==> flow/design.v <==
module distorter_pipelined_368 #(parameter INT_WIDTH = 4,
                                 FRACT_WIDTH = 12,
                                 DATA_WIDTH = INT_WIDTH + FRACT_WIDTH)
                                (input wire clk_368,
                                 input wire rst_n,
                                 input wire signed [DATA_WIDTH-1 : 0] in_r,
                                 input wire signed [DATA_WIDTH-1 : 0] in_i,
                                 input wire signed [DATA_WIDTH-1 : 0] a10_r,
                                 input wire signed [DATA_WIDTH-1 : 0] a10_i,
                                 input wire signed [DATA_WIDTH-1 : 0] a30_r,
                                 input wire signed [DATA_WIDTH-1 : 0] a30_i,
                                 input wire signed [DATA_WIDTH-1 : 0] a50_r,
                                 input wire signed [DATA_WIDTH-1 : 0] a50_i,
                                 output reg signed [DATA_WIDTH-1 : 0] out_r,
                                 output reg signed [DATA_WIDTH-1 : 0] out_i);
    wire signed [2*DATA_WIDTH-1 : 0] xin_r, xin_i;
    wire signed [DATA_WIDTH-1 : 0] xin_trunc_r, xin_trunc_i;
    wire signed [DATA_WIDTH-1 : 0] abs_squared;
    wire signed [2*DATA_WIDTH-1 : 0] abs_pwr_four;
    wire signed [DATA_WIDTH-1 : 0] abs_pwr_four_trunc;
    wire signed [2*DATA_WIDTH-1 : 0] half_mul1_r;
    wire signed [DATA_WIDTH-1 : 0] half_mul1_trunc_r;
    wire signed [2*DATA_WIDTH-1 : 0] half_mul1_i;
    wire signed [DATA_WIDTH-1 : 0] half_mul1_trunc_i;
    wire signed [DATA_WIDTH-1 : 0] add1_r;
    wire signed [DATA_WIDTH-1 : 0] add1_i;
    wire signed [2*DATA_WIDTH-1 : 0] half_mul2_r;
    wire signed [DATA_WIDTH-1 : 0] half_mul2_trunc_r;
    wire signed [2*DATA_WIDTH-1 : 0] half_mul2_i;
    wire signed [DATA_WIDTH-1 : 0] half_mul2_trunc_i;
    wire signed [DATA_WIDTH-1 : 0] add2_r;
    wire signed [DATA_WIDTH-1 : 0] add2_i;
    wire signed [2*DATA_WIDTH-1 : 0] mul1;
    wire signed [DATA_WIDTH-1 : 0] mul1_trunc;
    wire signed [2*DATA_WIDTH-1 : 0] mul2;
    wire signed [DATA_WIDTH-1 : 0] mul2_trunc;
    wire signed [2*DATA_WIDTH-1 : 0] mul3;
    wire signed [DATA_WIDTH-1 : 0] mul3_trunc;
    wire signed [2*DATA_WIDTH-1 : 0] mul4;
    wire signed [DATA_WIDTH-1 : 0] mul4_trunc;
    reg signed [DATA_WIDTH-1 : 0] in_r_reg1, in_i_reg1, in_r_reg2, in_i_reg2, in_r_reg3, in_i_reg3, in_r_reg4, in_i_reg4;
    wire signed [DATA_WIDTH-1 : 0] out_r_comb, out_i_comb;
    reg signed [DATA_WIDTH-1 : 0] a10_r_reg1, a10_i_reg1, a10_r_reg2, a10_i_reg2, a10_r_reg3, a10_i_reg3;
    reg signed [DATA_WIDTH-1 : 0] a30_r_reg1, a30_i_reg1, a30_r_reg2, a30_i_reg2;
    reg signed [DATA_WIDTH-1 : 0] a50_r_reg1, a50_i_reg1, a50_r_reg2, a50_i_reg2, a50_r_reg3, a50_i_reg3;
    reg signed [DATA_WIDTH-1 : 0] abs_squared_reg;
    reg signed [DATA_WIDTH-1 : 0] half_mul1_trunc_r_reg, half_mul1_trunc_i_reg;
    reg signed [DATA_WIDTH-1 : 0] abs_pwr_four_trunc_reg;
    reg signed [DATA_WIDTH-1 : 0] add1_r_reg, add1_i_reg;
    reg signed [DATA_WIDTH-1 : 0] half_mul2_trunc_r_reg, half_mul2_trunc_i_reg;
    reg signed [DATA_WIDTH-1 : 0] add2_r_reg;
    reg signed [DATA_WIDTH-1 : 0] add2_i_reg;
    reg signed [DATA_WIDTH-1 : 0] in_r_reg5, in_i_reg5;
    always@(posedge clk_368 or negedge rst_n)
    begin
        if (!rst_n)
        begin
            in_r_reg1              <= 'd0;
            in_i_reg1              <= 'd0;
            in_r_reg2              <= 'd0;
            in_i_reg2              <= 'd0;
            in_r_reg3              <= 'd0;
            in_i_reg3              <= 'd0;
            in_r_reg4              <= 'd0;
            in_i_reg4              <= 'd0;
            out_r                  <= 'd0;
            out_i                  <= 'd0;
            a10_r_reg1             <= 'd0;
            a10_i_reg1             <= 'd0;
            a10_r_reg2             <= 'd0;
            a10_i_reg2             <= 'd0;
            a10_r_reg3             <= 'd0;
            a10_i_reg3             <= 'd0;
            a30_r_reg1             <= 'd0;
            a30_i_reg1             <= 'd0;
            a30_r_reg2             <= 'd0;
            a30_i_reg2             <= 'd0;
            a50_r_reg1             <= 'd0;
            a50_i_reg1             <= 'd0;
            a50_r_reg2             <= 'd0;
            a50_i_reg2             <= 'd0;
            a50_r_reg3             <= 'd0;
            a50_i_reg3             <= 'd0;
            abs_squared_reg        <= 'd0;
            half_mul1_trunc_r_reg  <= 'd0;
            half_mul1_trunc_i_reg  <= 'd0;
            abs_pwr_four_trunc_reg <= 'd0;
            add1_r_reg             <= 'd0;
            add1_i_reg             <= 'd0;
            half_mul2_trunc_r_reg  <= 'd0;
            half_mul2_trunc_i_reg  <= 'd0;
            add2_r_reg             <= 'd0;
            add2_i_reg             <= 'd0;
            in_r_reg5              <= 'd0;
            in_i_reg5              <= 'd0;
        end
        else
        begin
            in_r_reg1              <= in_r;
            in_i_reg1              <= in_i;
            in_r_reg2              <= in_r_reg1;
            in_i_reg2              <= in_i_reg1;
            in_r_reg3              <= in_r_reg2;
            in_i_reg3              <= in_i_reg2;
            in_r_reg4              <= in_r_reg3;
            in_i_reg4              <= in_i_reg3;
            out_r                  <= out_r_comb;
            out_i                  <= out_i_comb;
            a10_r_reg1             <= a10_r;
            a10_i_reg1             <= a10_i;
            a10_r_reg2             <= a10_r_reg1;
            a10_i_reg2             <= a10_i_reg1;
            a10_r_reg3             <= a10_r_reg2;
            a10_i_reg3             <= a10_i_reg2;
            a30_r_reg1             <= a30_r;
            a30_i_reg1             <= a30_i;
            a30_r_reg2             <= a30_r_reg1;
            a30_i_reg2             <= a30_i_reg1;
            a50_r_reg1             <= a50_r;
            a50_i_reg1             <= a50_i;
            a50_r_reg2             <= a50_r_reg1;
            a50_i_reg2             <= a50_i_reg1;
            a50_r_reg3             <= a50_r_reg2;
            a50_i_reg3             <= a50_i_reg2;
            abs_squared_reg        <= abs_squared;
            half_mul1_trunc_r_reg  <= half_mul1_trunc_r;
            half_mul1_trunc_i_reg  <= half_mul1_trunc_i;
            abs_pwr_four_trunc_reg <= abs_pwr_four_trunc;
            add1_r_reg             <= add1_r;
            add1_i_reg             <= add1_i;
            half_mul2_trunc_r_reg  <= half_mul2_trunc_r;
            half_mul2_trunc_i_reg  <= half_mul2_trunc_i;
            add2_r_reg             <= add2_r;
            add2_i_reg             <= add2_i;
            in_r_reg5              <= in_r_reg4;
            in_i_reg5              <= in_i_reg4;
        end
    end
    assign xin_r       = in_r_reg1 * in_r_reg1;
    assign xin_trunc_r = xin_r >> (FRACT_WIDTH);
    assign xin_i       = in_i_reg1 * in_i_reg1;
    assign xin_trunc_i = xin_i >> (FRACT_WIDTH);
    assign abs_squared = xin_trunc_r + xin_trunc_i;
    assign abs_pwr_four       = abs_squared_reg * abs_squared_reg;
    assign abs_pwr_four_trunc = abs_pwr_four >> (FRACT_WIDTH);
    assign half_mul1_r       = abs_squared_reg * a30_r_reg2;
    assign half_mul1_trunc_r = half_mul1_r >> (FRACT_WIDTH);
    assign half_mul1_i       = abs_squared_reg * a30_i_reg2;
    assign half_mul1_trunc_i = half_mul1_i >> (FRACT_WIDTH);
    assign add1_r = half_mul1_trunc_r_reg + a10_r_reg3;
    assign add1_i = half_mul1_trunc_i_reg + a10_i_reg3;
    assign half_mul2_r       = abs_pwr_four_trunc_reg * a50_r_reg3;
    assign half_mul2_trunc_r = half_mul2_r >> (FRACT_WIDTH);
    assign half_mul2_i       = abs_pwr_four_trunc_reg * a50_i_reg3;
    assign half_mul2_trunc_i = half_mul2_i >> (FRACT_WIDTH);
    assign add2_r = half_mul2_trunc_r_reg + add1_r_reg;
    assign add2_i = half_mul2_trunc_i_reg + add1_i_reg;
    assign mul1       = add2_r_reg * in_r_reg5;
    assign mul1_trunc = mul1 >> (FRACT_WIDTH);
    assign mul2       = add2_i_reg * in_i_reg5;
    assign mul2_trunc = mul2 >> (FRACT_WIDTH);
    assign mul3       = add2_r_reg * in_i_reg5;
    assign mul3_trunc = mul3 >> (FRACT_WIDTH);
    assign mul4       = add2_i_reg * in_r_reg5;
    assign mul4_trunc = mul4 >> (FRACT_WIDTH);
    assign out_r_comb = mul1_trunc - mul2_trunc;
    assign out_i_comb = mul3_trunc + mul4_trunc;
endmodule
Tool chain data of distorter_pipelined_368
What the tools print for distorter_pipelined_368, step after step.
Line numbers count from 1 in the design file above.
Operators: Yosys type, input widths -> output width; for muxes data width and select width s.
{ "design": {"top_module": "distorter_pipelined_368", "clock_port": "clk_368", "library": "sky130hd", "pvt_corner": "tt_025C_1v80"} }

After elaboration
Yosys after proc, flatten, opt, wreduce and memory -nomap, before mapping. Enables and synchronous resets that opt folds into registers are not counted as muxes. Memory bits, and registers merged into a memory's read port (data or address), are not among the register bits. Print and check cells are not counted. Equal cells are merged and count once.
{ "bits": {"register_bits": 608, "in_bits": 130, "out_inout_bits": 32, "word_cells": 56} }
{ "op_classes": {"addsub": 7, "n_mul": 11} }
{ "op_table": {"columns": ["op", "n"], "rows": [
  ["$mul 16x16->28", 11],
  ["$add 16x16->16", 6],
  ["$sub 16x16->16", 1]
]} }

Depth
Yosys ltp: most cells in a row. Word level: on the elaborated netlist, between registers, memories and ports. Mapped: between sequential cells and ports; inverters and the memories' decode and read muxes count.
{ "logic_depth": {"depth_word": 2, "abc_area": 0, "ltp_mapped": 34} }

Synthesis result
The flow's flattened synthesis, as Yosys stat reports it; memories are mapped. The netlist is that of the ABC_AREA named above (0 if unset); the other value can give another one.
{ "by_type": {"columns": ["cell_type", "n", "type_area_um2"], "rows": [
  ["sky130_fd_sc_hd__fa_1", 2448, 4.9E+04],
  ["sky130_fd_sc_hd__dfrtp_1", 608, 1.52E+04],
  ["sky130_fd_sc_hd__ha_1", 936, 1.17E+04],
  ["sky130_fd_sc_hd__inv_1", 3006, 1.13E+04],
  ["sky130_fd_sc_hd__and2_1", 965, 6037.04],
  ["sky130_fd_sc_hd__nand2_1", 1353, 5.08E+03],
  ["sky130_fd_sc_hd__xnor2_1", 350, 3065.44],
  ["sky130_fd_sc_hd__clkbuf_1", 419, 1.57E+03],
  ["sky130_fd_sc_hd__nor2_1", 276, 1.04E+03],
  ["sky130_fd_sc_hd__xor2_1", 84, 735.706],
  ["sky130_fd_sc_hd__a21oi_1", 129, 645.619],
  ["sky130_fd_sc_hd__nand2b_1", 100, 625.6],
  ["sky130_fd_sc_hd__o21ai_0", 111, 555.533],
  ["sky130_fd_sc_hd__nor3_1", 65, 325.312],
  ["sky130_fd_sc_hd__a21o_1", 42, 315.302],
  ["sky130_fd_sc_hd__o21a_1", 41, 307.795],
  ["sky130_fd_sc_hd__nor2b_1", 38, 237.728],
  ["sky130_fd_sc_hd__nand3_1", 45, 225.216]
]} }
Not listed: further types 56, cells in them 307.
{ "synth_totals": {"cell_count": 11323, "yosys_area_um2": 110458.4, "seq_area_um2": 15214.6, "ff_cells": 608, "buf_cells": 420} }

Worst setup path after synthesis
Path of least setup slack by OpenSTA after synthesis, without wires, with an ideal clock, recovery checks aside; 20% of the period is set as input and as output delay. Where synthesis merged equal registers, the netlist keeps one of their names.
{ "synth_timing": {"path_type": "register to register", "startpoint": "reg in_i_reg5[1]", "endpoint": "reg out_r[15]", "tclk_ns": 9.0, "setup_ns": 0.134, "launch_ns": 0.000, "t_arrival_ns": 7.510, "required_time_ns": 8.866, "path_slack_ns": 1.356, "path_delay_ns": 7.644, "stages": 31, "n_path_buf": 2, "synth_period_reached_ns": 7.644} }
"path_delay_ns" is the arrival time less input delay plus setup time.
"stages": output pins that drive a net of the path, with the launching flip-flop's if there is one; two outputs of one cell count as two.
"synth_period_reached_ns" is the clock period less the worst setup slack; recovery checks do not enter. This is arithmetic on one report: input and output delays are still those of the set period (20% each).
Between the ends stands the longest chain of elaborated cells between them, by number of cells; it is not shown to be the way that was timed. Of several equally long chains one is given.
Each line given opens the expression or statement behind the cell; cells for indexed reads and writes are added by Yosys, which also makes memories of some case tables.
{ "synth_via": {"path_cell_list": "sky130_fd_sc_hd__dfrtp_1 sky130_fd_sc_hd__clkbuf_1 sky130_fd_sc_hd__clkbuf_1 sky130_fd_sc_hd__nand2_1 sky130_fd_sc_hd__fa_1 sky130_fd_sc_hd__fa_1 sky130_fd_sc_hd__fa_1 sky130_fd_sc_hd__fa_1 sky130_fd_sc_hd__inv_1 sky130_fd_sc_hd__fa_1 sky130_fd_sc_hd__inv_1 sky130_fd_sc_hd__fa_1 sky130_fd_sc_hd__inv_1 sky130_fd_sc_hd__ha_1 sky130_fd_sc_hd__nand2_1 sky130_fd_sc_hd__nor4b_1 sky130_fd_sc_hd__or2_2 sky130_fd_sc_hd__a21oi_1 sky130_fd_sc_hd__xnor2_1 sky130_fd_sc_hd__inv_1 sky130_fd_sc_hd__ha_1 sky130_fd_sc_hd__nor2b_1 sky130_fd_sc_hd__o21ai_0 sky130_fd_sc_hd__a21boi_0 sky130_fd_sc_hd__o21a_1 sky130_fd_sc_hd__a21oi_1 sky130_fd_sc_hd__o21ai_0 sky130_fd_sc_hd__o41ai_1 sky130_fd_sc_hd__o21ai_0 sky130_fd_sc_hd__a31oi_1 sky130_fd_sc_hd__xnor3_1", "elab_chain_len": 2, "cone_cells": 2, "cone_lines": 2, "cone_classes": "add/sub: 1; mul: 1"} }
{ "synth_lines": {"columns": ["element", "line", "text"], "rows": [
  ["start, declared", 53, "reg signed [DATA_WIDTH-1 : 0] in_r_reg5, in_i_reg5;"],
  ["start, assigned", 95, "in_i_reg5              <= 'd0;"],
  ["start, assigned", 136, "in_i_reg5              <= in_i_reg4;"],
  ["$mul 16x16->28", 160, "assign mul2       = add2_i_reg * in_i_reg5;"],
  ["$sub 16x16->16", 166, "assign out_r_comb = mul1_trunc - mul2_trunc;"],
  ["end, assigned", 66, "out_r                  <= 'd0;"],
  ["end, assigned", 107, "out_r                  <= out_r_comb;"],
  ["end, declared", 14, "output reg signed [DATA_WIDTH-1 : 0] out_r,"]
]} }

Path in the finished layout
From the final timing report of run 1: the path of least setup slack in the routed layout; clock arrival at registers is part of the times.
{ "layout_timing": {"path_type": "register to register", "startpoint": "reg in_r_reg1[7]", "endpoint": "reg abs_squared_reg[14]", "tclk_ns": 7.78, "setup_ns": 0.24, "launch_ns": 0.72, "t_arrival_ns": 9.04, "required_time_ns": 8.29, "path_slack_ns": -0.75, "stages": 29, "n_path_buf": 1} }
Between the ends stands the longest chain of elaborated cells between them, by number of cells; it is not shown to be the way that was timed. Of several equally long chains one is given.
{ "layout_via": {"path_cell_list": "sky130_fd_sc_hd__dfrtp_1 sky130_fd_sc_hd__clkbuf_4 sky130_fd_sc_hd__nand2_1 sky130_fd_sc_hd__fa_1 sky130_fd_sc_hd__fa_2 sky130_fd_sc_hd__inv_1 sky130_fd_sc_hd__ha_1 sky130_fd_sc_hd__fa_1 sky130_fd_sc_hd__fa_1 sky130_fd_sc_hd__fa_1 sky130_fd_sc_hd__ha_1 sky130_fd_sc_hd__a211oi_2 sky130_fd_sc_hd__nand3_2 sky130_fd_sc_hd__o22ai_4 sky130_fd_sc_hd__nand2b_4 sky130_fd_sc_hd__nand2b_4 sky130_fd_sc_hd__a21oi_4 sky130_fd_sc_hd__xnor2_4 sky130_fd_sc_hd__ha_4 sky130_fd_sc_hd__nor2b_2 sky130_fd_sc_hd__o21ai_2 sky130_fd_sc_hd__a21boi_4 sky130_fd_sc_hd__o21ai_2 sky130_fd_sc_hd__a21oi_4 sky130_fd_sc_hd__o21ai_2 sky130_fd_sc_hd__a21boi_2 sky130_fd_sc_hd__o21ai_2 sky130_fd_sc_hd__a21oi_2 sky130_fd_sc_hd__o211ai_1", "elab_chain_len": 2, "cone_cells": 2, "cone_lines": 2, "cone_classes": "add/sub: 1; mul: 1"} }
{ "layout_lines": {"columns": ["element", "line", "text"], "rows": [
  ["start, declared", 41, "reg signed [DATA_WIDTH-1 : 0] in_r_reg1, in_i_reg1, in_r_reg2, in_i_reg2, in_r_reg3, in_i_reg3, in_r_reg4, in_ ..."],
  ["start, assigned", 58, "in_r_reg1              <= 'd0;"],
  ["start, assigned", 99, "in_r_reg1              <= in_r;"],
  ["$mul 16x16->28", 139, "assign xin_r       = in_r_reg1 * in_r_reg1;"],
  ["$add 16x16->16", 143, "assign abs_squared = xin_trunc_r + xin_trunc_i;"],
  ["end, assigned", 84, "abs_squared_reg        <= 'd0;"],
  ["end, assigned", 125, "abs_squared_reg        <= abs_squared;"],
  ["end, declared", 46, "reg signed [DATA_WIDTH-1 : 0] abs_squared_reg;"]
]} }

Wiki page: distorter_pipelined_368 / flow data

Measured data: module distorter_pipelined_368, platform sky130hd, 4 stored runs of the flow under differing settings, order arbitrary. Input and output delays are each 20% of the period that was set; the output load is 0.01 pF.
"achieved_clock_period_ns" = clock period - worst setup slack. The figure is calculated, with input and output delays left at 20% of the set period.
By "worstPathTime_ns" is meant the share of the clock period that the worst setup path is allowed (20% is reserved at inputs, 20% at outputs), minus its slack. Clock arrival times at its registers enter into it.

Run 1
==> flow/run.sh <==
#!/bin/bash
# the make line also repeats the synthesis and layout settings of config.mk as NAME=value (left out here)
make -C /OpenROAD-flow-scripts/flow DESIGN_CONFIG=/design/flow/config.mk WORK_HOME=/design/flow/orfs CLKGATE_MAP_FILE= finish
==> flow/config.mk <==
export PLATFORM = sky130hd
export DESIGN_NAME = distorter_pipelined_368
export DESIGN_NICKNAME = distorter_pipelined_368
export VERILOG_FILES = /design/flow/design.v
export SDC_FILE = /design/flow/constraint.sdc
export NUM_CORES = 4
export LEC_CHECK = 0
export ABC_AREA = 0
export CAP_MARGIN = 5
export CELL_PAD_IN_SITES_GLOBAL_PLACEMENT = 1
export CORE_ASPECT_RATIO = 1.93
export CORE_MARGIN = 5
export CORE_UTILIZATION = 46
export CTS_CLUSTER_DIAMETER = 139
export GPL_TIMING_DRIVEN = 0
export MAX_ROUTING_LAYER = met4
export MIN_ROUTING_LAYER = met2
export SLEW_MARGIN = 10
export TNS_END_PERCENT = 5
==> flow/constraint.sdc <==
create_clock -name core_clock -period 7.78 [get_ports {clk_368}]
set_input_delay 1.5560 -clock core_clock [delete_from_list [all_inputs] [get_ports {clk_368}]]
set_output_delay 1.5560 -clock core_clock [all_outputs]
set_load 0.01 [all_outputs]

==> results of run 1, as JSON <==
{
  "fin_ws_ns": -0.754,
  "achieved_clock_period_ns": 8.534,
  "synth_chip_area_um2": 110458.4,
  "setupTns_ns": -7.674,
  "post_route_stdcell_area_um2": 122442.0,
  "worstPathTime_ns": 8.53,
  "path_kind": "register to register",
  "fin_util_pct": 51.1,
  "hold_ws_ns": 0.319,
  "die_area_um2": 250561.0
}

Run 2
==> flow/run.sh <==
#!/bin/bash
# the make line also repeats the synthesis and layout settings of config.mk as NAME=value (left out here)
make -C /OpenROAD-flow-scripts/flow DESIGN_CONFIG=/design/flow/config.mk WORK_HOME=/design/flow/orfs CLKGATE_MAP_FILE= finish
==> flow/config.mk <==
export PLATFORM = sky130hd
export DESIGN_NAME = distorter_pipelined_368
export DESIGN_NICKNAME = distorter_pipelined_368
export VERILOG_FILES = /design/flow/design.v
export SDC_FILE = /design/flow/constraint.sdc
export NUM_CORES = 4
export LEC_CHECK = 0
export ABC_AREA = 1
export CAP_MARGIN = 20
export CELL_PAD_IN_SITES_DETAIL_PLACEMENT = 2
export CELL_PAD_IN_SITES_GLOBAL_PLACEMENT = 1
export CORE_MARGIN = 2
export CORE_UTILIZATION = 40
export CTS_CLUSTER_DIAMETER = 283
export SETUP_SLACK_MARGIN = -0.79
export SLEW_MARGIN = 20
==> flow/constraint.sdc <==
create_clock -name core_clock -period 9.0 [get_ports {clk_368}]
set_input_delay 1.8000 -clock core_clock [delete_from_list [all_inputs] [get_ports {clk_368}]]
set_output_delay 1.8000 -clock core_clock [all_outputs]
set_load 0.01 [all_outputs]

==> results of run 2, as JSON <==
{
  "fin_ws_ns": 0.951,
  "setupTns_ns": 0.000,
  "post_route_stdcell_area_um2": 124265.0,
  "worstPathTime_ns": 8.05,
  "path_kind": "register to register",
  "fin_util_pct": 43.2,
  "die_area_um2": 293444.0,
  "achieved_clock_period_ns": 8.049,
  "synth_chip_area_um2": 115650.9,
  "hold_ws_ns": 0.307
}

Run 3
==> flow/run.sh <==
#!/bin/bash
# the make line also repeats the synthesis and layout settings of config.mk as NAME=value (left out here)
make -C /OpenROAD-flow-scripts/flow DESIGN_CONFIG=/design/flow/config.mk WORK_HOME=/design/flow/orfs CLKGATE_MAP_FILE= finish
==> flow/config.mk <==
export PLATFORM = sky130hd
export DESIGN_NAME = distorter_pipelined_368
export DESIGN_NICKNAME = distorter_pipelined_368
export VERILOG_FILES = /design/flow/design.v
export SDC_FILE = /design/flow/constraint.sdc
export NUM_CORES = 4
export LEC_CHECK = 0
export ABC_AREA = 1
export CAP_MARGIN = 20
export CELL_PAD_IN_SITES_DETAIL_PLACEMENT = 0
export CORE_MARGIN = 2
export CORE_UTILIZATION = 72
export GPL_ROUTABILITY_DRIVEN = 0
export PLACE_DENSITY = 0.65
export SETUP_SLACK_MARGIN = 1.17
export SLEW_MARGIN = 5
export TNS_END_PERCENT = 5
==> flow/constraint.sdc <==
create_clock -name core_clock -period 6.39 [get_ports {clk_368}]
set_input_delay 1.2780 -clock core_clock [delete_from_list [all_inputs] [get_ports {clk_368}]]
set_output_delay 1.2780 -clock core_clock [all_outputs]
set_load 0.01 [all_outputs]

==> results of run 3, as JSON <==
{
  "setupTns_ns": -8.980,
  "synth_chip_area_um2": 115650.9,
  "achieved_clock_period_ns": 7.005,
  "fin_util_pct": 84.5,
  "die_area_um2": 163847.0,
  "post_route_stdcell_area_um2": 135157.0,
  "worstPathTime_ns": 7.00,
  "path_kind": "register to register",
  "hold_ws_ns": 0.305,
  "fin_ws_ns": -0.615
}

Run 4
==> flow/run.sh <==
#!/bin/bash
# the make line also repeats the synthesis and layout settings of config.mk as NAME=value (left out here)
make -C /OpenROAD-flow-scripts/flow DESIGN_CONFIG=/design/flow/config.mk WORK_HOME=/design/flow/orfs CLKGATE_MAP_FILE= finish
==> flow/config.mk <==
export PLATFORM = sky130hd
export DESIGN_NAME = distorter_pipelined_368
export DESIGN_NICKNAME = distorter_pipelined_368
export VERILOG_FILES = /design/flow/design.v
export SDC_FILE = /design/flow/constraint.sdc
export NUM_CORES = 4
export LEC_CHECK = 0
export ABC_AREA = 1
export CAP_MARGIN = 20
export CELL_PAD_IN_SITES_DETAIL_PLACEMENT = 1
export CELL_PAD_IN_SITES_GLOBAL_PLACEMENT = 1
export CORE_ASPECT_RATIO = 1.05
export CORE_MARGIN = 2
export CORE_UTILIZATION = 30
export CTS_CLUSTER_DIAMETER = 283
export GPL_ROUTABILITY_DRIVEN = 0
export HOLD_SLACK_MARGIN = 0.07
export PLACE_DENSITY_LB_ADDON = 0.13
export SETUP_SLACK_MARGIN = -0.79
export SLEW_MARGIN = 35
==> flow/constraint.sdc <==
create_clock -name core_clock -period 9.0 [get_ports {clk_368}]
set_input_delay 1.8000 -clock core_clock [delete_from_list [all_inputs] [get_ports {clk_368}]]
set_output_delay 1.8000 -clock core_clock [all_outputs]
set_load 0.01 [all_outputs]

==> results of run 4, as JSON <==
{
  "die_area_um2": 390486.0,
  "achieved_clock_period_ns": 7.791,
  "fin_ws_ns": 1.209,
  "synth_chip_area_um2": 115650.9,
  "worstPathTime_ns": 7.79,
  "path_kind": "register to register",
  "hold_ws_ns": 0.288,
  "setupTns_ns": 0.000,
  "fin_util_pct": 33.0,
  "post_route_stdcell_area_um2": 126454.0
}
